==> flow/design.v <==
module ftdi_sync
(
     input           clk_i
    ,input           rst_i
    ,input           ftdi_rxf_i
    ,input           ftdi_txe_i
    ,input  [  7:0]  ftdi_data_in_i
    ,input           inport_valid_i
    ,input  [  7:0]  inport_data_i
    ,input           outport_accept_i
    ,output          ftdi_siwua_o
    ,output          ftdi_wrn_o
    ,output          ftdi_rdn_o
    ,output          ftdi_oen_o
    ,output [  7:0]  ftdi_data_out_o
    ,output          inport_accept_o
    ,output          outport_valid_o
    ,output [  7:0]  outport_data_o
);
wire [7:0] tx_data_w;
wire       tx_valid_w;
wire       tx_accept_w;
wire [6:0] tx_level_w;
ftdi_fifo
#(
    .WIDTH(8),
    .DEPTH(64),
    .ADDR_W(6),
    .COUNT_W(7)
)
u_fifo_out
(
    .clk_i(clk_i),
    .rst_i(rst_i),
    .push_i(inport_valid_i),
    .data_in_i(inport_data_i),
    .accept_o(inport_accept_o),
    .valid_o(tx_valid_w),
    .data_out_o(tx_data_w),
    .pop_i(tx_accept_w),
    .level_o(tx_level_w)
);
wire tx_empty_next_w = (tx_level_w <= 7'd1);
wire [7:0] rx_data_w  = ftdi_data_in_i;
wire       rx_valid_w = !ftdi_rdn_o && !ftdi_rxf_i;
wire       rx_accept_w;
wire [6:0] rx_level_w;
ftdi_fifo
#(
    .WIDTH(8),
    .DEPTH(64),
    .ADDR_W(6),
    .COUNT_W(7)
)
u_fifo_in
(
    .clk_i(clk_i),
    .rst_i(rst_i),
    .push_i(rx_valid_w),
    .data_in_i(rx_data_w),
    .accept_o(rx_accept_w),
    .valid_o(outport_valid_o),
    .data_out_o(outport_data_o),
    .pop_i(outport_accept_i),
    .level_o(rx_level_w)
);
wire rx_full_next_w = (rx_level_w >= 7'd63);
localparam STATE_W           = 2;
localparam STATE_IDLE        = 2'd0;
localparam STATE_TX          = 2'd1;
localparam STATE_RX          = 2'd2;
reg [STATE_W-1:0] state_q;
wire rx_space_w = rx_accept_w;
wire rx_ready_w = !ftdi_rxf_i;
wire tx_space_w = !ftdi_txe_i;
reg  tx_valid_q;
assign tx_accept_w = !tx_valid_q || (state_q == STATE_TX && tx_space_w);
always @ (posedge clk_i or posedge rst_i)
if (rst_i)
    tx_valid_q   <= 1'b0;
else if (tx_accept_w)
    tx_valid_q   <= tx_valid_w;
reg [STATE_W-1:0] next_state_r;
always @ *
begin
    next_state_r = state_q;
    case (state_q)
    STATE_IDLE :
    begin
        if (rx_ready_w && rx_space_w)
            next_state_r    = STATE_RX;
        else if (tx_space_w && (tx_valid_w || tx_valid_q))
            next_state_r    = STATE_TX;
    end
    STATE_RX :
    begin
        if (!rx_ready_w || rx_full_next_w)
            next_state_r  = STATE_IDLE;
    end
    STATE_TX :
    begin
        if (!tx_space_w || tx_empty_next_w)
            next_state_r  = STATE_IDLE;
    end    
    default:
        ;
   endcase
end
always @ (posedge clk_i or posedge rst_i)
if (rst_i)
    state_q   <= STATE_IDLE;
else
    state_q   <= next_state_r;
reg       rdn_q;
reg       wrn_q;
reg       oen_q;
reg [7:0] data_q;
always @ (posedge clk_i or posedge rst_i)
if (rst_i)
    oen_q   <= 1'b1;
else if (state_q == STATE_IDLE && next_state_r == STATE_RX)
    oen_q   <= 1'b0;
else if (state_q == STATE_RX && next_state_r == STATE_IDLE)
    oen_q   <= 1'b1;
always @ (posedge clk_i or posedge rst_i)
if (rst_i)
    rdn_q   <= 1'b1;
else if (state_q == STATE_IDLE && next_state_r == STATE_RX)
    rdn_q   <= 1'b0;
else if (state_q == STATE_RX && next_state_r == STATE_IDLE)
    rdn_q   <= 1'b1;
always @ (posedge clk_i or posedge rst_i)
if (rst_i)
    wrn_q   <= 1'b1;
else if (state_q == STATE_IDLE && next_state_r == STATE_TX)
    wrn_q   <= 1'b0;
else if (state_q == STATE_TX && next_state_r == STATE_IDLE)
    wrn_q   <= 1'b1;
always @ (posedge clk_i or posedge rst_i)
if (rst_i)
    data_q  <= 8'b0;
else if (tx_accept_w)
    data_q  <= tx_data_w;
assign ftdi_wrn_o      = wrn_q;
assign ftdi_rdn_o      = rdn_q;
assign ftdi_oen_o      = oen_q;
assign ftdi_data_out_o = data_q;
assign ftdi_siwua_o    = 1'b1;  
endmodule
module ftdi_fifo
#(
    parameter WIDTH   = 8,
    parameter DEPTH   = 4,
    parameter ADDR_W  = 2,
    parameter COUNT_W = 3
)
(
     input                clk_i
    ,input                rst_i
    ,input  [WIDTH-1:0]   data_in_i
    ,input                push_i
    ,input                pop_i
    ,output [WIDTH-1:0]   data_out_o
    ,output               accept_o
    ,output               valid_o
    ,output [COUNT_W-1:0] level_o
);
reg [WIDTH-1:0]   ram_q[DEPTH-1:0];
reg [ADDR_W-1:0]  rd_ptr_q;
reg [ADDR_W-1:0]  wr_ptr_q;
reg [COUNT_W-1:0] count_q;
always @ (posedge clk_i or posedge rst_i)
if (rst_i)
begin
    count_q   <= {(COUNT_W) {1'b0}};
    rd_ptr_q  <= {(ADDR_W) {1'b0}};
    wr_ptr_q  <= {(ADDR_W) {1'b0}};
end
else
begin
    if (push_i & accept_o)
    begin
        ram_q[wr_ptr_q] <= data_in_i;
        wr_ptr_q        <= wr_ptr_q + 1;
    end
    if (pop_i & valid_o)
        rd_ptr_q      <= rd_ptr_q + 1;
    if ((push_i & accept_o) & ~(pop_i & valid_o))
        count_q <= count_q + 1;
    else if (~(push_i & accept_o) & (pop_i & valid_o))
        count_q <= count_q - 1;
end
/*verilator lint_off WIDTH*/
assign valid_o       = (count_q != 0);
assign accept_o      = (count_q != DEPTH);
/*verilator lint_on WIDTH*/
assign data_out_o    = ram_q[rd_ptr_q];
assign level_o       = count_q;
endmodule
module ftdi_bridge
#(
     parameter MODE             = "SYNC"
    ,parameter CLK_DIV          = 2
    ,parameter GP_OUTPUTS       = 32
    ,parameter GP_INPUTS        = 32
    ,parameter GPIO_ADDRESS     = 32'hf0000000
    ,parameter GP_IN_EVENT_MASK = 0
    ,parameter AXI_ID           = 0
)
(
     input           clk_i
    ,input           rst_i
    ,input           ftdi_rxf_i
    ,input           ftdi_txe_i
    ,input  [  7:0]  ftdi_data_in_i
    ,input           mem_awready_i
    ,input           mem_wready_i
    ,input           mem_bvalid_i
    ,input  [  1:0]  mem_bresp_i
    ,input  [  3:0]  mem_bid_i
    ,input           mem_arready_i
    ,input           mem_rvalid_i
    ,input  [ 31:0]  mem_rdata_i
    ,input  [  1:0]  mem_rresp_i
    ,input  [  3:0]  mem_rid_i
    ,input           mem_rlast_i
    ,input  [ 31:0]  gp_inputs_i
    ,output          ftdi_siwua_o
    ,output          ftdi_wrn_o
    ,output          ftdi_rdn_o
    ,output          ftdi_oen_o
    ,output [  7:0]  ftdi_data_out_o
    ,output          mem_awvalid_o
    ,output [ 31:0]  mem_awaddr_o
    ,output [  3:0]  mem_awid_o
    ,output [  7:0]  mem_awlen_o
    ,output [  1:0]  mem_awburst_o
    ,output          mem_wvalid_o
    ,output [ 31:0]  mem_wdata_o
    ,output [  3:0]  mem_wstrb_o
    ,output          mem_wlast_o
    ,output          mem_bready_o
    ,output          mem_arvalid_o
    ,output [ 31:0]  mem_araddr_o
    ,output [  3:0]  mem_arid_o
    ,output [  7:0]  mem_arlen_o
    ,output [  1:0]  mem_arburst_o
    ,output          mem_rready_o
    ,output [ 31:0]  gp_outputs_o
);
localparam CMD_NOP          = 4'd0;
localparam CMD_WR           = 4'd1;
localparam CMD_RD           = 4'd2;
localparam CMD_GP_WR        = 4'd3;
localparam CMD_GP_RD        = 4'd4;
localparam CMD_GP_RD_CLR    = 4'd5;
localparam CMD_STREAM_ON    = 4'd6;
localparam CMD_STREAM_OFF   = 4'd7;
localparam LEN_W            = 12;
localparam DATA_W           = 8;
localparam STATE_W          = 4;
localparam STATE_IDLE       = 4'd0;
localparam STATE_CMD        = 4'd1;
localparam STATE_LEN        = 4'd2;
localparam STATE_ADDR0      = 4'd3;
localparam STATE_ADDR1      = 4'd4;
localparam STATE_ADDR2      = 4'd5;
localparam STATE_ADDR3      = 4'd6;
localparam STATE_WRITE      = 4'd7;
localparam STATE_READ       = 4'd8;
localparam STATE_DATA0      = 4'd9;
localparam STATE_DATA1      = 4'd10;
localparam STATE_DATA2      = 4'd11;
localparam STATE_DATA3      = 4'd12;
localparam STATE_GP_WR      = 4'd13;
localparam STATE_GP_RD      = 4'd14;
wire [DATA_W-1:0]   data_tx_w;
wire [DATA_W-1:0]   data_rx_w;
wire                wr_w;
wire                rd_w;
wire                wr_accept_w;
wire                rx_ready_w;
wire                read_skip_w;
reg [STATE_W-1:0]   state_q;
reg [LEN_W-1:0]     len_q;
reg [31:0]          mem_addr_q;
reg                 mem_cyc_q;
reg                 mem_wr_q;
reg [1:0]           data_idx_q;
reg [31:0]          data_q;
reg [GP_OUTPUTS-1:0] gp_out_q;
reg [GP_INPUTS-1:0]  gp_in_q;
wire magic_addr_w = (mem_addr_q == 32'd4026531840);
wire wr_byte_w = (state_q == STATE_WRITE) && rx_ready_w && !mem_cyc_q && (len_q != {LEN_W{1'b0}});
reg [STATE_W-1:0] next_state_r;
always @ *
begin
    next_state_r = state_q;
    case (state_q)
    STATE_IDLE :
    begin
        if (rx_ready_w)
            next_state_r    = STATE_CMD;
    end
    STATE_CMD :
    begin
        if (data_rx_w[3:0] == CMD_NOP)
            next_state_r  = STATE_IDLE;
        else if (data_rx_w[3:0] == CMD_WR || data_rx_w[3:0] == CMD_RD)
            next_state_r  = STATE_LEN;
        else if (data_rx_w[3:0] == CMD_GP_WR)
            next_state_r  = STATE_GP_WR;
        else if (data_rx_w[3:0] == CMD_GP_RD)
            next_state_r  = STATE_GP_RD;
        else
            next_state_r  = STATE_IDLE;
    end
    STATE_LEN :
    begin
        if (rx_ready_w)
            next_state_r  = STATE_ADDR0;
    end
    STATE_ADDR0 : if (rx_ready_w) next_state_r  = STATE_ADDR1;
    STATE_ADDR1 : if (rx_ready_w) next_state_r  = STATE_ADDR2;
    STATE_ADDR2 : if (rx_ready_w) next_state_r  = STATE_ADDR3;
    STATE_ADDR3 :
    begin
        if (rx_ready_w && mem_wr_q) 
            next_state_r  = STATE_WRITE;
        else if (rx_ready_w) 
            next_state_r  = STATE_READ;            
    end
    STATE_WRITE :
    begin
        if (len_q == {LEN_W{1'b0}} && (mem_bvalid_i || magic_addr_w))
            next_state_r  = STATE_IDLE;
        else
            next_state_r  = STATE_WRITE;
    end
    STATE_READ :
    begin
        if (mem_rvalid_i || magic_addr_w)
            next_state_r  = STATE_DATA0;
    end
    STATE_DATA0 :
    begin
        if (read_skip_w)
            next_state_r  = STATE_DATA1;
        else if (wr_accept_w && (len_q == {LEN_W{1'b0}}))
            next_state_r  = STATE_IDLE;
        else if (wr_accept_w)
            next_state_r  = STATE_DATA1;
    end
    STATE_DATA1 :
    begin
        if (read_skip_w)
            next_state_r  = STATE_DATA2;
        else if (wr_accept_w && (len_q == {LEN_W{1'b0}}))
            next_state_r  = STATE_IDLE;
        else if (wr_accept_w)
            next_state_r  = STATE_DATA2;
    end
    STATE_DATA2 :
    begin
        if (read_skip_w)
            next_state_r  = STATE_DATA3;
        else if (wr_accept_w && (len_q == {LEN_W{1'b0}}))
            next_state_r  = STATE_IDLE;
        else if (wr_accept_w)
            next_state_r  = STATE_DATA3;
    end
    STATE_DATA3 :
    begin
        if (wr_accept_w && (len_q != {LEN_W{1'b0}}))
            next_state_r  = STATE_READ;
        else if (wr_accept_w)
            next_state_r  = STATE_IDLE;
    end
    STATE_GP_WR :
    begin
        if (rx_ready_w)
            next_state_r  = STATE_IDLE;
    end
    STATE_GP_RD :
    begin
        if (wr_accept_w)
            next_state_r  = STATE_IDLE;
    end
    default:
        ;
   endcase
end
always @ (posedge clk_i or posedge rst_i)
if (rst_i)
    state_q   <= STATE_IDLE;
else
    state_q   <= next_state_r;
assign wr_w = (((state_q == STATE_DATA0) |
               (state_q == STATE_DATA1) |
               (state_q == STATE_DATA2) |
               (state_q == STATE_DATA3)) && !read_skip_w) |
              (state_q == STATE_GP_RD);
assign rd_w = (state_q == STATE_CMD) |
              (state_q == STATE_LEN) |
              (state_q == STATE_ADDR0) |
              (state_q == STATE_ADDR1) |
              (state_q == STATE_ADDR2) |
              (state_q == STATE_ADDR3) |
              (state_q == STATE_WRITE && !mem_cyc_q && len_q != {LEN_W{1'b0}}) |
              (state_q == STATE_GP_WR);
always @ (posedge clk_i or posedge rst_i)
if (rst_i)
    len_q       <= {LEN_W{1'b0}};
else if (state_q == STATE_CMD && rx_ready_w)
    len_q[11:8] <= data_rx_w[7:4];
else if (state_q == STATE_LEN && rx_ready_w)
    len_q[7:0]  <= data_rx_w[7:0];
else if (wr_byte_w)
    len_q       <= len_q - {{(LEN_W-1){1'b0}}, 1'b1};
else if (state_q == STATE_READ && ((mem_cyc_q && mem_rvalid_i) || magic_addr_w))
    len_q       <= len_q - {{(LEN_W-1){1'b0}}, 1'b1};
else if (((state_q == STATE_DATA0) || (state_q == STATE_DATA1) || (state_q == STATE_DATA2)) && wr_accept_w && !read_skip_w)
    len_q       <= len_q - {{(LEN_W-1){1'b0}}, 1'b1};
always @ (posedge clk_i or posedge rst_i)
if (rst_i)
    mem_addr_q        <= 'd0;
else if (state_q == STATE_ADDR0 && rx_ready_w)
    mem_addr_q[31:24] <= data_rx_w;
else if (state_q == STATE_ADDR1 && rx_ready_w)
    mem_addr_q[23:16] <= data_rx_w;
else if (state_q == STATE_ADDR2 && rx_ready_w)
    mem_addr_q[15:8]  <= data_rx_w;
else if (state_q == STATE_ADDR3 && rx_ready_w)
    mem_addr_q[7:0]   <= data_rx_w;
else if (state_q == STATE_WRITE && (mem_cyc_q && mem_bvalid_i))
    mem_addr_q        <= {mem_addr_q[31:2], 2'b0} + 'd4;
else if (state_q == STATE_READ && (mem_cyc_q && mem_rvalid_i))
    mem_addr_q        <= {mem_addr_q[31:2], 2'b0} + 'd4;
always @ (posedge clk_i or posedge rst_i)
if (rst_i)
    data_idx_q <= 2'b0;
else if (state_q == STATE_ADDR3)
    data_idx_q <= data_rx_w[1:0];
else if (wr_byte_w)
    data_idx_q <= data_idx_q + 2'd1;
else if (((state_q == STATE_DATA0) || (state_q == STATE_DATA1) || (state_q == STATE_DATA2)) && (data_idx_q != 2'b0))
    data_idx_q <= data_idx_q - 2'd1;
assign read_skip_w = (data_idx_q != 2'b0);
always @ (posedge clk_i or posedge rst_i)
if (rst_i)
    data_q <= 32'b0;
else if (state_q == STATE_IDLE)
    data_q <= {{(32-GP_INPUTS){1'b0}}, gp_in_q};
else if (wr_byte_w)
begin
    case (data_idx_q)
        2'd0: data_q[7:0]   <= data_rx_w;
        2'd1: data_q[15:8]  <= data_rx_w;
        2'd2: data_q[23:16] <= data_rx_w;
        2'd3: data_q[31:24] <= data_rx_w;
    endcase
end
else if (state_q == STATE_READ && mem_rvalid_i)
    data_q <= mem_rdata_i;
else if (((state_q == STATE_DATA0) || (state_q == STATE_DATA1) || (state_q == STATE_DATA2)) && (wr_accept_w || read_skip_w))
    data_q <= {8'b0, data_q[31:8]};
assign data_tx_w  = data_q[7:0];
assign mem_wdata_o = data_q;
reg mem_awvalid_q;
reg mem_awvalid_r;
reg mem_wvalid_q;
reg mem_wvalid_r;
always @ *
begin
    mem_awvalid_r = 1'b0;
    mem_wvalid_r  = 1'b0;
    if (mem_awvalid_o && !mem_awready_i)
        mem_awvalid_r = mem_awvalid_q;
    else if (mem_awvalid_o)
        mem_awvalid_r = 1'b0;
    else if (wr_byte_w && (data_idx_q == 2'd3 || len_q == 1))
        mem_awvalid_r = !magic_addr_w;
    if (mem_wvalid_o && !mem_wready_i)
        mem_wvalid_r = mem_wvalid_q;
    else if (mem_wvalid_o)
        mem_wvalid_r = 1'b0;
    else if (wr_byte_w && (data_idx_q == 2'd3 || len_q == 1))
        mem_wvalid_r = !magic_addr_w;
end
always @ (posedge clk_i or posedge rst_i)
if (rst_i)
begin
    mem_awvalid_q <= 1'b0;
    mem_wvalid_q  <= 1'b0;
end
else
begin
    mem_awvalid_q <= mem_awvalid_r;
    mem_wvalid_q  <= mem_wvalid_r;
end
assign mem_awvalid_o = mem_awvalid_q;
assign mem_wvalid_o  = mem_wvalid_q;
assign mem_awaddr_o  = {mem_addr_q[31:2], 2'b0};
assign mem_awid_o    = AXI_ID;
assign mem_awlen_o   = 8'b0;
assign mem_awburst_o = 2'b01;
assign mem_wlast_o   = 1'b1;
assign mem_bready_o = 1'b1;
reg mem_arvalid_q;
reg mem_arvalid_r;
always @ *
begin
    mem_arvalid_r = 1'b0;
    if (mem_arvalid_o && !mem_arready_i)
        mem_arvalid_r = mem_arvalid_q;
    else if (mem_arvalid_o)
        mem_arvalid_r = 1'b0;
    else if (state_q == STATE_READ && !mem_cyc_q)
        mem_arvalid_r = !magic_addr_w;
end
always @ (posedge clk_i or posedge rst_i)
if (rst_i)
    mem_arvalid_q <= 1'b0;
else
    mem_arvalid_q <= mem_arvalid_r;
assign mem_arvalid_o = mem_arvalid_q;
assign mem_araddr_o  = {mem_addr_q[31:2], 2'b0};
assign mem_arid_o    = AXI_ID;
assign mem_arlen_o   = 8'b0;
assign mem_arburst_o = 2'b01;
assign mem_rready_o  = 1'b1;
reg [3:0] mem_sel_q;
reg [3:0] mem_sel_r;
always @ *
begin
    mem_sel_r = 4'b1111;
    case (data_idx_q)
    2'd0: mem_sel_r = 4'b0001;
    2'd1: mem_sel_r = 4'b0011;
    2'd2: mem_sel_r = 4'b0111;
    2'd3: mem_sel_r = 4'b1111;
    endcase
    case (mem_addr_q[1:0])
    2'd0: mem_sel_r = mem_sel_r & 4'b1111;
    2'd1: mem_sel_r = mem_sel_r & 4'b1110;
    2'd2: mem_sel_r = mem_sel_r & 4'b1100;
    2'd3: mem_sel_r = mem_sel_r & 4'b1000;
    endcase
end
always @ (posedge clk_i or posedge rst_i)
if (rst_i)
    mem_sel_q    <= 4'b0;
else if (state_q == STATE_IDLE)
    mem_sel_q   <= 4'b1111;
else if (wr_byte_w && (data_idx_q == 2'd3 || len_q == 1))
    mem_sel_q   <= mem_sel_r;
assign mem_wstrb_o  = mem_sel_q;
always @ (posedge clk_i or posedge rst_i)
if (rst_i)
    mem_wr_q    <= 1'b0;
else if (state_q == STATE_CMD && rx_ready_w)
    mem_wr_q    <= (data_rx_w[3:0] == CMD_WR);
always @ (posedge clk_i or posedge rst_i)
if (rst_i == 1'b1)
    mem_cyc_q <= 1'b0;
else if (mem_arvalid_r || mem_awvalid_r)
    mem_cyc_q <= 1'b1;
else if (mem_bvalid_i || mem_rvalid_i)
    mem_cyc_q <= 1'b0;
reg gpio_wr_q;
always @ (posedge clk_i or posedge rst_i)
if (rst_i)
    gpio_wr_q <= 1'b0;
else if (magic_addr_w && wr_byte_w && (data_idx_q == 2'd3 || len_q == 1))
    gpio_wr_q <= 1'b1;
else
    gpio_wr_q <= 1'b0;
always @ (posedge clk_i or posedge rst_i)
if (rst_i)
    gp_out_q <= {(GP_OUTPUTS){1'b0}};
else if (state_q == STATE_GP_WR && rx_ready_w)
    gp_out_q <= {{(GP_OUTPUTS-8){1'b0}}, data_rx_w};
else if (gpio_wr_q)
    gp_out_q <= data_q[GP_OUTPUTS-1:0];
assign gp_outputs_o = gp_out_q;
reg [GP_INPUTS-1:0]  gp_in_r;
always @ *
begin
    if ((state_q == STATE_GP_RD) && wr_accept_w)
        gp_in_r = gp_inputs_i;
    else
        gp_in_r = (gp_in_q & GP_IN_EVENT_MASK) | gp_inputs_i;
end
always @ (posedge clk_i or posedge rst_i)
if (rst_i)
    gp_in_q <= {(GP_INPUTS){1'b0}};
else
    gp_in_q <= gp_in_r;
generate
if (1)
begin
    ftdi_sync
    u_sync
    (
        .clk_i(clk_i),
        .rst_i(rst_i),
        .ftdi_rxf_i(ftdi_rxf_i),
        .ftdi_txe_i(ftdi_txe_i),
        .ftdi_siwua_o(ftdi_siwua_o),
        .ftdi_wrn_o(ftdi_wrn_o),
        .ftdi_rdn_o(ftdi_rdn_o),
        .ftdi_oen_o(ftdi_oen_o),
        .ftdi_data_out_o(ftdi_data_out_o),
        .ftdi_data_in_i(ftdi_data_in_i),
        .outport_valid_o(rx_ready_w),
        .outport_data_o(data_rx_w),
        .outport_accept_i(rd_w),
        .inport_valid_i(wr_w),
        .inport_data_i(data_tx_w),
        .inport_accept_o(wr_accept_w)
    );
end
endgenerate
endmodule
Lab notebook: ftdi_bridge

### Tool chain data of ftdi_bridge

Tool output for the design above before and after an edit, in the order of the flow.
"original" refers to lines of the RTL above, "edited" to lines of the edited file.
"change" is "edited" less "original", of the values as shown.
Operators carry their Yosys type and port widths (W data, S select, Z words).
Library cell names are shortened.
A cell with n/a has no value.

| inputs | value |
|---|---|
| design top | ftdi_bridge |
| clock | clk_i |
| standard-cell library | sky130hd |
| timing corner | tt_025C_1v80 |

### Diff

Unified diff, file above to edited file.
The edit is scripted: it alters the design's behaviour and was not made to optimise anything.

```diff
@@ -548,8 +548,6 @@
     endcase
 end
-always @ (posedge clk_i or posedge rst_i)
-if (rst_i)
-    mem_sel_q    <= 4'b0;
-else if (state_q == STATE_IDLE)
+always @ (posedge clk_i)
+if (state_q == STATE_IDLE)
     mem_sel_q   <= 4'b1111;
 else if (wr_byte_w && (data_idx_q == 2'd3 || len_q == 1))
```

### Word level

Counts by Yosys on the flattened word-level netlist (proc, flatten, opt, wreduce). Print and check cells are left out. Cells with the same type and inputs are merged into one.

Storage and ports:

| element | original | edited | change |
|---|---|---|---|
| input port bits | 94 | 94 | 0 |
| output and inout bits | 178 | 178 | 0 |
| flip-flop bits (word level) | 1,231 | 1,231 | 0 |

Cells by class:

| element | original | edited | change |
|---|---|---|---|
| equality and inequality tests | 306 | 306 | 0 |
| bitwise gates (word level) | 28 | 28 | 0 |
| reductions and logical operators | 236 | 235 | -1 |
| muxes and demuxes | 107 | 105 | -2 |
| $lt $le $gt $ge | 2 | 2 | 0 |
| $add $sub $neg | 12 | 12 | 0 |

Operators by type and width:

| operator | original | edited | change |
|---|---|---|---|
| $mux W4 | 31 | 29 | -2 |
| $reduce_bool A2 Y1 | 8 | 7 | -1 |

Operator kinds equal on both sides are left out: 58.

### Logic depth

Depth = most cells in a row (Yosys ltp): at word level without a register or memory, in the mapped netlist without a sequential cell, where the memories' decode and read muxes count.

Depth:

| element | original | edited | change |
|---|---|---|---|
| depth in word-level cells | 12 | 12 | 0 |
| ABC_AREA | 0 | 0 | n/a |
| depth in mapped cells | 19 | 18 | -1 |
| depth with buffers taken out | 18 | 17 | -1 |

### Synthesis result

The flow's flattened synthesis, as Yosys stat reports it; memories are mapped. The netlist is that of the ABC_AREA named above (0 if unset); the other value can give another one.

Cell types:

| cell type | original | edited | change |
|---|---|---|---|
| a22oi_1 | 286 | 158 | -128 |
| nand3_1 | 210 | 336 | +126 |
| a32oi_1 | 41 | 140 | +99 |
| nor2_1 | 322 | 263 | -59 |
| nand2_1 | 275 | 217 | -58 |
| and2_1 | 21 | 73 | +52 |
| clkbuf_1 | 138 | 185 | +47 |
| and3_1 | 89 | 62 | -27 |
| a31oi_1 | 11 | 35 | +24 |
| nand4_1 | 117 | 136 | +19 |
| nor3_1 | 59 | 40 | -19 |
| buf_1 | 19 | 38 | +19 |
| a22o_1 | 29 | 11 | -18 |
| a2111oi_0 | 25 | 8 | -17 |
| o31ai_1 | 19 | 5 | -14 |
| or4_1 | 5 | 18 | +13 |
| o22ai_1 | 4 | 15 | +11 |
| buf_2 | 31 | 21 | -10 |

Cell types equal on both sides are left out: 15.
Not every row of either side is listed.

Synthesis totals:

| element | original | edited | change |
|---|---|---|---|
| cell area after synthesis (sq mm) | 0.0512254 | 0.0515732 | +0.0003478 |
| buffers | 292 | 354 | +62 |
| flip-flops | 1,243 | 1,243 | 0 |
| cells in the netlist | 3,746 | 3,798 | +52 |

The figures by module come from a second, unflattened synthesis with its own total; it is not the netlist above.

Second synthesis, totals:

| element | original | edited | change |
|---|---|---|---|
| cells (unflattened synthesis) | 4,064 | 4,047 | -17 |
| area total of the unflattened synthesis (sq mm) | 0.0528419 | 0.052927 | +0.0000851 |

Each row is one instance without its submodules.

By module, original:

| module | seq. area (sq mm) | instances | area (sq mm) | cells |
|---|---|---|---|---|
| ftdi_fifo | 0.0158502 | 2 | 0.0215369 | 1,503 |
| ftdi_bridge | 0.0041803 | 1 | 0.0090912 | 999 |
| ftdi_sync | 0.0003541 | 1 | 0.0006769 | 59 |

By module, edited:

| module | seq. area (sq mm) | instances | area (sq mm) | cells |
|---|---|---|---|---|
| ftdi_fifo | 0.0158502 | 2 | 0.0215369 | 1,503 |
| ftdi_bridge | 0.0041602 | 1 | 0.0091763 | 982 |
| ftdi_sync | 0.0003541 | 1 | 0.0006769 | 59 |

### Path before layout

Source: OpenSTA report_checks on the synthesized netlist (no wires, ideal clock, input and output delay 20% of the period each), path of least setup slack; recovery checks are left aside. Register names are those of the netlist, which keeps one name where synthesis merged equal registers.

Timing after synthesis:

| element | original | edited | change |
|---|---|---|---|
| kind | in2reg | in2reg | n/a |
| start point | input port rst_i | input port rst_i | n/a |
| end point | register genblk1.u_sync.u_fifo_in.ram_q[60][0] | register genblk1.u_sync.u_fifo_in.ram_q[60][0] | n/a |
| slack (ns) | 0.859 | 0.972 | +0.113 |
| library setup time (ns) | 0.285 | 0.285 | 0.000 |
| arrival (ns) | 8.857 | 8.743 | -0.114 |
| path buffers | 0 | 0 | 0 |
| period (ns) | 10.0 | 10.0 | 0.0 |
| delay of the path (ns) | 7.142 | 7.028 | -0.114 |
| driving pins on the path | 4 | 4 | 0 |
| time at the first pin (ns) | 2.000 | 2.000 | 0.000 |
| synthesis period reached (ns) | 9.141 | 9.028 | -0.113 |

"delay of the path" = arrival - input delay + setup time.
"driving pins on the path": output pins that drive a net of the path, with the launching flip-flop's if there is one; two outputs of one cell count as two.
"synthesis period reached" is the clock period less the worst setup slack; recovery checks do not enter. This is arithmetic on one report: input and output delays are still those of the set period (20% each).
Between the ends stands the longest chain of elaborated cells between them, by number of cells; it is not shown to be the way that was timed. Of several equally long chains one is given.
A line is the first line of the expression or statement that the cell stems from. Yosys adds cells for indexed reads and writes and turns some case tables into memories.

| between the ends, after synthesis, original | value |
|---|---|
| cells stage by stage | clkinv_1 > and3_1 > nand3_1 > nor2_1 |
| cells in the longest elaborated chain | 2 |
| elaborated cells between the ends (all ways) | 2 |
| RTL lines with such cells | 0 |
| classes of those cells | logic: 1; reduce/logical: 1 |

Ends and longest elaborated chain, after synthesis, original:

| element | RTL line | text |
|---|---|---|
| from (decl) | 212 | `,input           rst_i` |
| $not A1 Y1 | n/a |  |
| $reduce_and A3 Y1 | n/a |  |
| to (assign) | 183 | `ram_q[wr_ptr_q] <= data_in_i;` |
| to (decl) | 168 | `reg [WIDTH-1:0]   ram_q[DEPTH-1:0];` |

| between the ends, after synthesis, edited | value |
|---|---|
| cells stage by stage | clkinv_1 > and3_1 > nand3_1 > nor2_1 |
| cells in the longest elaborated chain | 2 |
| elaborated cells between the ends (all ways) | 2 |
| RTL lines with such cells | 0 |
| classes of those cells | logic: 1; reduce/logical: 1 |

Ends and longest elaborated chain, after synthesis, edited:

| element | RTL line | text |
|---|---|---|
| from (decl) | 212 | `,input           rst_i` |
| $not A1 Y1 | n/a |  |
| $reduce_and A3 Y1 | n/a |  |
| to (assign) | 183 | `ram_q[wr_ptr_q] <= data_in_i;` |
| to (decl) | 168 | `reg [WIDTH-1:0]   ram_q[DEPTH-1:0];` |

### Path in the finished layout

From the final timing report of each run of pair 1: the path of least setup slack in the routed layout; clock arrival at registers is part of the times.

Timing after layout:

| element | original | edited | change |
|---|---|---|---|
| kind | reg2reg | in2reg | n/a |
| start point | register len_q[0] | input port ftdi_rxf_i | n/a |
| end point | register genblk1.u_sync.u_fifo_in.count_q[6] | register genblk1.u_sync.u_fifo_in.count_q[6] | n/a |
| slack (ns) | 4.67 | 4.79 | +0.12 |
| arrival (ns) | 5.95 | 5.81 | -0.14 |
| path buffers | 0 | 1 | +1 |
| time at the first pin (ns) | 0.74 | 2.00 | +1.26 |
| driving pins on the path | 19 | 14 | -5 |
| library setup time (ns) | 0.11 | 0.11 | 0.00 |
| period (ns) | 10.0 | 10.0 | 0.0 |

Between the ends stands the longest chain of elaborated cells between them, by number of cells; it is not shown to be the way that was timed. Of several equally long chains one is given.
At most two assigning lines are given for a register; there are more.

| between the ends, after layout, original | value |
|---|---|
| cells stage by stage | dfrtp_1 > inv_1 > ha_1 > or3b_1 > nor4_2 > or4b_2 > nand2_1 > inv_1 > ha_1 > inv_1 > fa_1 > a21oi_1 > nor2_1 > nor2_1 > o21bai_1 > a21oi_1 > xnor2_1 > nor2_1 > xor2_1 |
| cells in the longest elaborated chain | 8 |
| elaborated cells between the ends (all ways) | 11 |
| classes of those cells | mux: 2; logic: 6; reduce/logical: 3 |

Ends and longest elaborated chain, after layout, original:

| element | RTL line | text |
|---|---|---|
| from (decl) | 285 | `reg [LEN_W-1:0]     len_q;` |
| from (assign) | 417 | `len_q[7:0]  <= data_rx_w[7:0];` |
| from (assign) | 419 | `len_q       <= len_q - {{(LEN_W-1){1'b0}}, 1'b1};` |
| $reduce_bool A12 Y1 | 409 | `(state_q == STATE_WRITE && !mem_cyc_q && len_q != {LEN_W{1'b0}}) \|` |
| $logic_and A1 B1 Y1 | 409 |  |
| $or A1 B1 Y1 (2 in a row) | 403 | `assign rd_w = (state_q == STATE_CMD) \|` |
| $and A1 B1 Y1 (2 in a row) | 190 | `else if (~(push_i & accept_o) & (pop_i & valid_o))` |
| $mux W7 | 190 |  |
| $mux W7 | 188 | `if ((push_i & accept_o) & ~(pop_i & valid_o))` |
| to (assign) | 189 | `count_q <= count_q + 1;` |
| to (assign) | 191 | `count_q <= count_q - 1;` |
| to (decl) | 171 | `reg [COUNT_W-1:0] count_q;` |

| between the ends, after layout, edited | value |
|---|---|
| cells stage by stage | clkdlybuf4s50_1 > a21oi_1 > nor2b_1 > ha_1 > inv_1 > fa_1 > a21oi_1 > nor2_1 > nor2_1 > o21bai_1 > a21oi_1 > xnor2_1 > nor2_1 > xor2_1 |
| cells in the longest elaborated chain | 7 |
| elaborated cells between the ends (all ways) | 9 |
| classes of those cells | mux: 2; logic: 4; reduce/logical: 3 |

Ends and longest elaborated chain, after layout, edited:

| element | RTL line | text |
|---|---|---|
| from (decl) | 213 | `,input           ftdi_rxf_i` |
| $logic_not A1 Y1 | 45 | `wire       rx_valid_w = !ftdi_rdn_o && !ftdi_rxf_i;` |
| $logic_and A1 B1 Y1 | 45 |  |
| $and A1 B1 Y1 | 190 | `else if (~(push_i & accept_o) & (pop_i & valid_o))` |
| $not A1 Y1 | 190 |  |
| $and A1 B1 Y1 | 190 |  |
| $mux W7 | 190 |  |
| $mux W7 | 188 | `if ((push_i & accept_o) & ~(pop_i & valid_o))` |
| to (assign) | 189 | `count_q <= count_q + 1;` |
| to (assign) | 191 | `count_q <= count_q - 1;` |
| to (decl) | 171 | `reg [COUNT_W-1:0] count_q;` |

### Layout results

Both versions went through the flow (Yosys, OpenROAD) with the same settings in each pair. Constraints: input delay and output delay 20% of the set period each, output load 0.01 pF.

| settings, pair 1 | value |
|---|---|
| CORE_UTILIZATION | 40 |
| period_ns | 10.0 |
| CAP_MARGIN | 20 |
| CORE_MARGIN | 2 |
| SLEW_MARGIN | 20 |

Final reports, pair 1:

| element | original | edited | change |
|---|---|---|---|
| overall die area (sq mm) | 0.130943 | 0.13182 | +0.000877 |
| total power of the final layout (mW) | 16.806 | 15.701 | -1.105 |
| standard-cell area after layout (sq mm) | 0.0595934 | 0.0596435 | +0.0000501 |
| setup slack of the worst path (ns) | 4.672 | 4.793 | +0.121 |
| achieved period (ns) | 5.328 | 5.207 | -0.121 |
| total negative slack (ns) | 0.000 | 0.000 | 0.000 |
| Yosys chip area after synthesis (sq mm) | 0.0512254 | 0.0515732 | +0.0003478 |
| utilization after routing (%) | 46.8 | 46.7 | -0.1 |
| worst hold slack in the final report (ns) | 0.448 | 0.479 | +0.031 |

| settings, pair 2 | value |
|---|---|
| ABC_AREA | 1 |
| CAP_MARGIN | 35 |
| CELL_PAD_IN_SITES_GLOBAL_PLACEMENT | 0 |
| CORE_UTILIZATION | 67 |
| CTS_CLUSTER_DIAMETER | 344 |
| CTS_CLUSTER_SIZE | 33 |
| GPL_ROUTABILITY_DRIVEN | 0 |
| PLACE_DENSITY_LB_ADDON | 0.29 |
| period_ns | 7.13 |
| CORE_MARGIN | 2 |
| SLEW_MARGIN | 20 |

Final reports, pair 2:

| element | original | edited | change |
|---|---|---|---|
| overall die area (sq mm) | 0.0830362 | 0.0830074 | -0.0000288 |
| total power of the final layout (mW) | 20.097 | 19.302 | -0.795 |
| standard-cell area after layout (sq mm) | 0.0587864 | 0.0583422 | -0.0004442 |
| setup slack of the worst path (ns) | 2.369 | 2.549 | +0.180 |
| achieved period (ns) | 4.761 | 4.581 | -0.180 |
| total negative slack (ns) | 0.000 | 0.000 | 0.000 |
| Yosys chip area after synthesis (sq mm) | 0.0541006 | 0.0540819 | -0.0000187 |
| utilization after routing (%) | 73.2 | 72.8 | -0.4 |
| worst hold slack in the final report (ns) | 0.504 | 0.493 | -0.011 |

"achieved period" means the clock period less the worst setup slack. The figure is calculated, with input and output delays left at 20% of the set period.
"total power of the final layout" rests on the timing tool's default activity at the inputs, not on a simulated workload.
